==> flow/design.v <==
`timescale 1ns / 1ps
module axilite(
    input clk, reset, trigger, ARREADY, RVALID, AWREADY, WREADY, BVALID,
    input[4:0] length,
    input[31:0] source_address, destination_address, RDATA,
    output reg done, ARVALID, RREADY, AWVALID, WVALID, BREADY,
    output reg[31:0] ARADDR, AWADDR, WDATA,
    output reg[4:0] r_count, w_count);
    parameter READ_NONE=3'b000,
              READ_ADDR=3'b001,
              READ_DATA=3'b010,
              READ_STORE=3'b011,
              READ_DONE=3'b100;
    parameter WRITE_NONE=3'b000,          
              WRITE_ADDR=3'b001,
              WRITE_DATA=3'b010,
              WRITE_VALID=3'b011,
              WRITE_DONE=3'b100;
    reg [2:0] r_state, w_state;
    reg fifo_rd;
    reg aw_sent, w_sent;
    wire fifo_wr;
    wire fifo_full, fifo_empty;
    wire [31:0] fifo_data;
    wire start;
    wire [4:0] words;
    assign start = trigger && (w_state==WRITE_NONE);
    assign words = {2'b00, length[4:2]};
    assign fifo_wr = (r_state==READ_DATA) && RREADY && RVALID;
    FIFO fifom(.clk(clk), .reset(reset), .FIFO_RD(fifo_rd), .FIFO_WR(fifo_wr), .RDATA(RDATA), .FIFO_EMPTY(fifo_empty), .FIFO_FULL(fifo_full),
                .DATA_OUT(fifo_data));
    always @(posedge clk) begin
        if(reset) begin
            r_state<= READ_NONE;
            ARVALID<=0;
            RREADY<=0;
            r_count<= 0;
         end
         else begin
            case(r_state)
            READ_NONE: begin
                       if(start) begin
                        ARADDR<= source_address;
                        r_count<= words;
                        if(words!=0) begin
                         ARVALID<=1;
                         r_state<= READ_ADDR; end
                        end
                       end
            READ_ADDR: begin
                       if(ARREADY) begin
                       ARVALID<=0;
                       RREADY<=!fifo_full;
                       r_state<= READ_DATA; end
                       end 
            READ_DATA: begin
                       if(!RREADY)
                        RREADY<=!fifo_full;
                       else if(RVALID) begin
                        RREADY<=0;
                        r_count<=r_count-1;
                        r_state<= READ_STORE; end
                       end 
            READ_STORE: begin
                         r_state<=READ_DONE;
                        end
            READ_DONE: begin
                       if(r_count==0)
                        r_state<=READ_NONE;
                       else begin
                        ARADDR<=ARADDR+4; 
                        ARVALID<=1;
                        r_state<=READ_ADDR; end
                       end
            default:   r_state<=READ_NONE;
            endcase
        end
   end 
   always @(posedge clk) begin
           if(reset) begin
            w_state<= WRITE_NONE;
            AWVALID<=0;
            WVALID<=0;
            BREADY<=0;
            fifo_rd<=0;
            aw_sent<=0;
            w_sent<=0;
            done<=0;
            w_count<= 0;
           end
           else begin 
            fifo_rd<=0;
            case(w_state)
            WRITE_NONE: begin
                         if(start) begin
                          AWADDR<=destination_address;
                          w_count<=words;
                          done<=(words==0);
                          if(words!=0)
                           w_state<=WRITE_ADDR;
                          end
                         end
            WRITE_ADDR: begin
                         if(!fifo_empty) begin 
                          fifo_rd<=1; 
                          w_state<=WRITE_VALID; end
                         end
            WRITE_VALID: begin
                         if(!fifo_rd) begin
                          WDATA<=fifo_data;
                          AWVALID<=1;
                          WVALID<=1;
                          aw_sent<=0;
                          w_sent<=0;
                          w_state<=WRITE_DATA; end
                         end
            WRITE_DATA: begin
                         if(AWREADY && AWVALID) begin
                          AWVALID<=0;
                          aw_sent<=1;
                         end
                         if(WREADY && WVALID) begin
                          WVALID<=0;
                          w_sent<=1;
                         end
                         if((aw_sent || (AWREADY && AWVALID)) && (w_sent || (WREADY && WVALID))) begin
                          BREADY<=1;
                          w_state<=WRITE_DONE; end
                        end
            WRITE_DONE: begin
                         if(BVALID) begin
                          BREADY<=0;
                          w_count<=w_count-1;
                          if(w_count==1) begin
                           done<=1;
                           w_state<=WRITE_NONE; end
                          else begin
                           AWADDR<=AWADDR+4;
                           w_state<=WRITE_ADDR; end
                          end
                        end
            default:    w_state<=WRITE_NONE;
            endcase
      end
     end
endmodule
module FIFO(
    input clk, reset, FIFO_RD, FIFO_WR,
    input [31:0] RDATA,
    output FIFO_EMPTY, FIFO_FULL,
    output reg[31:0] DATA_OUT);
    reg[4:0] fifo_depth;
    reg[31:0] fifo_mem[0:15];
    reg[3:0] n,m;
    integer i;
    assign FIFO_EMPTY = (fifo_depth==0);
    assign FIFO_FULL = (fifo_depth==16);
    always @(posedge clk) begin
    if(reset) begin
                n<=0;
                m<=0;
                fifo_depth<=0;
                DATA_OUT<=0;
                for (i=0; i<16; i=i+1) begin
                fifo_mem[i]<=0; 
                end
               end
    else begin
            if(!FIFO_FULL && FIFO_WR)
                begin
                    fifo_mem[n]<=RDATA;
                    n<=(n==15)? 0:n+1;
                end
            if( !FIFO_EMPTY && FIFO_RD )
                begin
                    DATA_OUT<=fifo_mem[m];
                    m<=(m==15)? 0:m+1;
                end
            fifo_depth<=fifo_depth+(!FIFO_FULL && FIFO_WR)-(!FIFO_EMPTY && FIFO_RD);
          end
     end 
endmodule
### Reports on axilite

The steps from the RTL of axilite to its reports follow in flow order.
Lines are those of the file above, counted from 1.
Operators carry their Yosys type and port widths (W data, S select, Z words).
Library cell names are shortened.
A cell with - has no value.

| design | value |
|---|---|
| top module | axilite |
| clock port | clk |
| library | sky130hd |
| timing corner | tt_025C_1v80 |

### Word level

Counts by Yosys on the flattened word-level netlist (proc, flatten, opt, wreduce; memories kept). Register bits leave out memories and registers merged into their read ports (data or address). Print and check cells are left out.
Memory sizes are those after Yosys's memory passes, which may raise the word count (mostly to a power of two), join words into wider ones and drop unused or constant bits.

| word-level totals | value |
|---|---|
| register bits after elaboration | 134 |
| latch bits | 0 |
| memory bits (writable) | 512 |
| bits in read-only memories | 0 |
| memories kept | 1 |
| input bits | 109 |
| output and inout port bits | 112 |
| elaborated cells | 162 |

| operators by class | value |
|---|---|
| add/subtract/negate cells | 8 |
| $mul | 0 |
| divide/modulo/power cells | 0 |
| $lt $le $gt $ge | 0 |
| equal/unequal tests | 28 |
| shift-type cells | 0 |
| mux-type cells | 62 |
| bitwise gates (word level) | 3 |
| reductions and logical operators | 41 |

Memory list:

| memory | depth | bits a word | line | RTL |
|---|---|---|---|---|
| fifom.fifo_mem | 16 | 32 | 153 | `reg[31:0] fifo_mem[0:15];` |

Operators with widths:

| operator | number |
|---|---|
| $mux W32 | 7 |
| $pmux W32 S2 | 2 |
| $add A32 B3 Y32 const B | 2 |
| $ne A2 B2 Y1 const B | 16 |
| $pmux W3 S5 | 2 |
| $mux W3 | 9 |
| $mux W1 | 24 |
| $pmux W5 S2 | 2 |
| $mux W5 | 4 |
| $mux W4 | 4 |
| $reduce_and A3 Y1 | 5 |
| $logic_not A5 Y1 | 3 |
| $reduce_and A5 Y1 | 3 |
| $pmux W1 S2 | 7 |
| $reduce_bool A2 Y1 | 6 |
| $eq A3 B2 Y1 const B | 4 |
| $reduce_and A4 Y1 | 3 |
| $logic_and A1 B1 Y1 | 10 |
| $sub A5 B1 Y5 const B | 2 |
| $add A4 B1 Y4 const B | 2 |
| $eq A4 B4 Y1 const B | 2 |
| $eq A3 B1 Y1 const B | 2 |
| $eq A3 B3 Y1 const B | 2 |
| $logic_not A3 Y1 | 2 |
| $reduce_and A6 Y1 | 1 |
| $add A5 B1 Y5 | 1 |
| $sub A5 B1 Y5 | 1 |
| $eq A5 B1 Y1 const B | 1 |

Not listed: further kinds 9, cells in them 13.

### Longest topological paths

Longest topological path by Yosys (ltp), each cell counted once; first at word level (registers and memories cut), then after technology mapping (sequential cells cut; the memories' decode and read muxes count).

| logic depth | value |
|---|---|
| depth after elaboration | 6 |
| ABC_AREA | 0 |
| mapped depth | 14 |
| mapped depth without buffers | 12 |

### Synthesis result

The flow's flattened synthesis, as Yosys stat reports it; memories are mapped. The netlist is that of the ABC_AREA named above (0 if unset); the other value can give another one.
Totals and module areas in this step are rounded.

| mapped netlist | value |
|---|---|
| cells in the netlist | 2373 |
| synthesis area | 0.0309 mm² |
| area of sequential cells | 0.0197 mm² |
| flip-flops | 682 |
| buffers | 181 |

Cells by type:

| cell | number | area in all (µm²) |
|---|---|---|
| edfxtp_1 | 608 | 1.83E+04 |
| and2_1 | 517 | 3.23E+03 |
| mux2i_1 | 194 | 1.94E+03 |
| dfxtp_1 | 74 | 1.48E+03 |
| mux4_2 | 32 | 720.691 |
| clkbuf_1 | 148 | 555.533 |
| o21ai_0 | 100 | 500.48 |
| nor2_1 | 122 | 457.939 |
| o22ai_1 | 66 | 412.896 |
| a31oi_1 | 63 | 394.128 |
| a221oi_1 | 34 | 297.786 |
| a21oi_1 | 53 | 265.254 |
| ha_1 | 17 | 212.704 |
| xnor2_1 | 18 | 157.651 |
| nand2_1 | 40 | 150.144 |
| nand3_1 | 30 | 150.144 |
| xor2_1 | 16 | 140.134 |
| or3_1 | 20 | 125.12 |

Other cell types: 49; their cells: 221.
The figures by module come from a second, unflattened synthesis with its own total; it is not the netlist above.

| second synthesis, totals | value |
|---|---|
| cells (unflattened synthesis) | 2320 |
| area total of the unflattened synthesis | 0.0312 mm² |

Each row is one instance without its submodules.

Modules:

| module | times used | cells | area (mm²) | seq. area (mm²) |
|---|---|---|---|---|
| FIFO | 1 | 1714 | 0.0249 | 0.0163 |
| axilite | 1 | 606 | 0.00622 | 0.00346 |

### Path before layout

Source: OpenSTA report_checks on the synthesized netlist (no wires, ideal clock, input and output delay 20% of the period each), path of least setup slack; recovery checks are left aside. Register names are those of the netlist, which keeps one name where synthesis merged equal registers.

| timing path post-synthesis | value |
|---|---|
| path kind | input port to flip-flop |
| start | input port reset |
| end | memory fifom.fifo_mem[10][0] |
| clock period | 4.0 ns |
| external input delay | 0.800 ns |
| library setup time | 0.466 ns |
| launch time at the first pin | 0.800 ns |
| data arrival time | 3.830 ns |
| data required time | 3.534 ns |
| slack | -0.296 ns |
| delay of the path | 3.496 ns |
| stages on the path | 5 |
| buffers on the path | 2 |
| synthesis period reached | 4.296 ns |

"delay of the path" = arrival - input delay + setup time.
"stages on the path": output pins that drive a net of the path, with the launching flip-flop's if there is one; two outputs of one cell count as two.
"synthesis period reached" is the clock period less the worst setup slack; recovery checks do not enter. This is arithmetic on one report: input and output delays are still those of the set period (20% each).
Between the ends stands the longest chain of elaborated cells between them, by number of cells; it is not shown to be the way that was timed. Of several equally long chains one is given.
A line is the first line of the expression or statement that the cell stems from. Yosys adds cells for indexed reads and writes and turns some case tables into memories.
The path ends at the enable pin of a flip-flop; only ways to that pin are counted.

| between the ends, post-synthesis | value |
|---|---|
| cells stage by stage | clkbuf_1 > and4b_1 > buf_2 > nand3_1 > o21ai_0 |
| cells in the longest elaborated chain | 1 |
| elaborated cells between the ends (all ways) | 3 |
| source lines of those cells | 1 |
| classes of those cells | mux (3) |

Ends and longest elaborated chain, post-synthesis:

| item | line | RTL |
|---|---|---|
| start, declared | 3 | `input clk, reset, trigger, ARREADY, RVALID, AWREADY, WREADY, BVALID,` |
| $mux W4 | 159 | `if(reset) begin` |
| end, declared | 153 | `reg[31:0] fifo_mem[0:15];` |

### Path in the finished layout

Path of least setup slack in the final report of flow run B (OpenROAD, finished layout, wires in). Where an end is a register, its clock arrival counts in the times.

| timing path post-layout | value |
|---|---|
| path kind | flip-flop to flip-flop |
| start | register fifom.fifo_depth[2] |
| end | register fifom.fifo_depth[4] |
| clock period | 2.05 ns |
| library setup time | 0.07 ns |
| launch time at the first pin | 0.69 ns |
| data arrival time | 3.50 ns |
| data required time | 2.67 ns |
| slack | -0.84 ns |
| stages on the path | 14 |
| buffers on the path | 1 |

Between the ends stands the longest chain of elaborated cells between them, by number of cells; it is not shown to be the way that was timed. Of several equally long chains one is given.

| between the ends, post-layout | value |
|---|---|
| cells stage by stage | dfxtp_2 > inv_2 > ha_4 > or4b_4 > and2_4 > clkbuf_16 > ha_4 > inv_2 > ha_4 > fa_2 > a21oi_2 > nor2_1 > or3_1 > a21oi_1 |
| cells in the longest elaborated chain | 5 |
| elaborated cells between the ends (all ways) | 8 |
| classes of those cells | add/sub (2); eq/ne (1); reduce/logical (5) |

Ends and longest elaborated chain, post-layout:

| item | line | RTL |
|---|---|---|
| start, declared | 152 | `reg[4:0] fifo_depth;` |
| start, assigned | 162 | `fifo_depth<=0;` |
| start, assigned | 179 | `fifo_depth<=fifo_depth+(!FIFO_FULL && FIFO_WR)-(!FIFO_EMPTY && FIFO_RD);` |
| $eq A5 B5 Y1 | 157 | `assign FIFO_FULL = (fifo_depth==16);` |
| $logic_not A1 Y1 | 179 |  |
| $logic_and A1 B1 Y1 | 179 |  |
| $add A5 B1 Y5 | 179 |  |
| $sub A5 B1 Y5 | 179 |  |
| end, assigned | 162 |  |
| end, assigned | 179 |  |
| end, declared | 152 |  |

Wiki page: axilite / flow data

Module axilite, platform sky130hd: 5 stored runs of the flow (Yosys, OpenROAD) with differing settings, in no particular order. Input and output delays are each 20% of the period that was set; the output load is 0.01 pF.
"achieved clock period" is the run's clock period less its worst setup slack. It is reckoned from that one timing run; input and output delays stay at 20% of the period that was set.
"critical path time" is the time allowed to the run's worst setup path (the clock period less input and output delay, where it has them) less its slack. Clock arrival times count: a late capture clock shortens it, a late launch clock lengthens it.
"total design power": no workload was simulated; the value follows from the tool's default switching activity.
Results are given in rounded form.
A setting shown as . is not set for that run.
Results: . = not shown.

| run | CAP_MARGIN | CELL_PAD_IN_SITES_DETAIL_PLACEMENT | CELL_PAD_IN_SITES_GLOBAL_PLACEMENT | CORE_ASPECT_RATIO | CORE_UTILIZATION | CTS_CLUSTER_DIAMETER | GPL_ROUTABILITY_DRIVEN | GPL_TIMING_DRIVEN | HOLD_SLACK_MARGIN | MIN_ROUTING_LAYER | PLACE_DENSITY | SETUP_SLACK_MARGIN | SLEW_MARGIN | period_ns | CORE_MARGIN | smallest hold slack (ns) | utilization after routing | achieved clock period (ns) | standard-cell area of the final layout (mm²) | worst setup slack after layout (ns) | total design power (mW) | total negative setup slack (ns) | post-synthesis cell area (mm²) | area of the die (mm²) | critical path time (ns) | worst setup path type |
|---|---|---|---|---|---|---|---|---|---|---|---|---|---|---|---|---|---|---|---|---|---|---|---|---|---|---|
| flow run A | 0 | 1 | 2 | 1.03 | 68 | 395 | 1 | 0 | 0.11 | met1 | 0.65 | 0.71 | 10 | 2.77 | 2 | . | . | . | . | . | . | . | . | . | . | . |
| flow run B | 0 | 1 | 2 | . | 21 | . | 0 | 0 | 0.11 | met1 | . | . | 40 | 2.05 | 2 | 0.273 | 0.285 | 2.886 | 0.0416 | -0.836 | 33.0 | -55.6 | 0.0309 | 0.15 | 2.89 | flip-flop to flip-flop |
| flow run C | 0 | 1 | 2 | 1.03 | 39 | . | 0 | 0 | 0.11 | met1 | 0.65 | . | 40 | 2.05 | 2 | 0.206 | 0.514 | 2.897 | 0.0402 | -0.847 | 31.5 | -178 | 0.0309 | 0.0816 | 2.90 | flip-flop to flip-flop |
| flow run D | 20 | . | . | . | 40 | . | . | . | . | . | . | . | 20 | 4.0 | 2 | 0.423 | 0.485 | 3.081 | 0.0369 | 0.919 | 15.5 | 0.000 | 0.0309 | 0.0796 | 3.08 | flip-flop to flip-flop |
| flow run E | 20 | . | . | . | 40 | . | . | . | . | . | . | . | 20 | 3.12 | 2 | 0.369 | 0.495 | 2.961 | 0.0377 | 0.159 | 20.8 | 0.000 | 0.0309 | 0.0796 | 2.96 | flip-flop to flip-flop |

Flow run A: unfinished; error GPL-0301 in placement
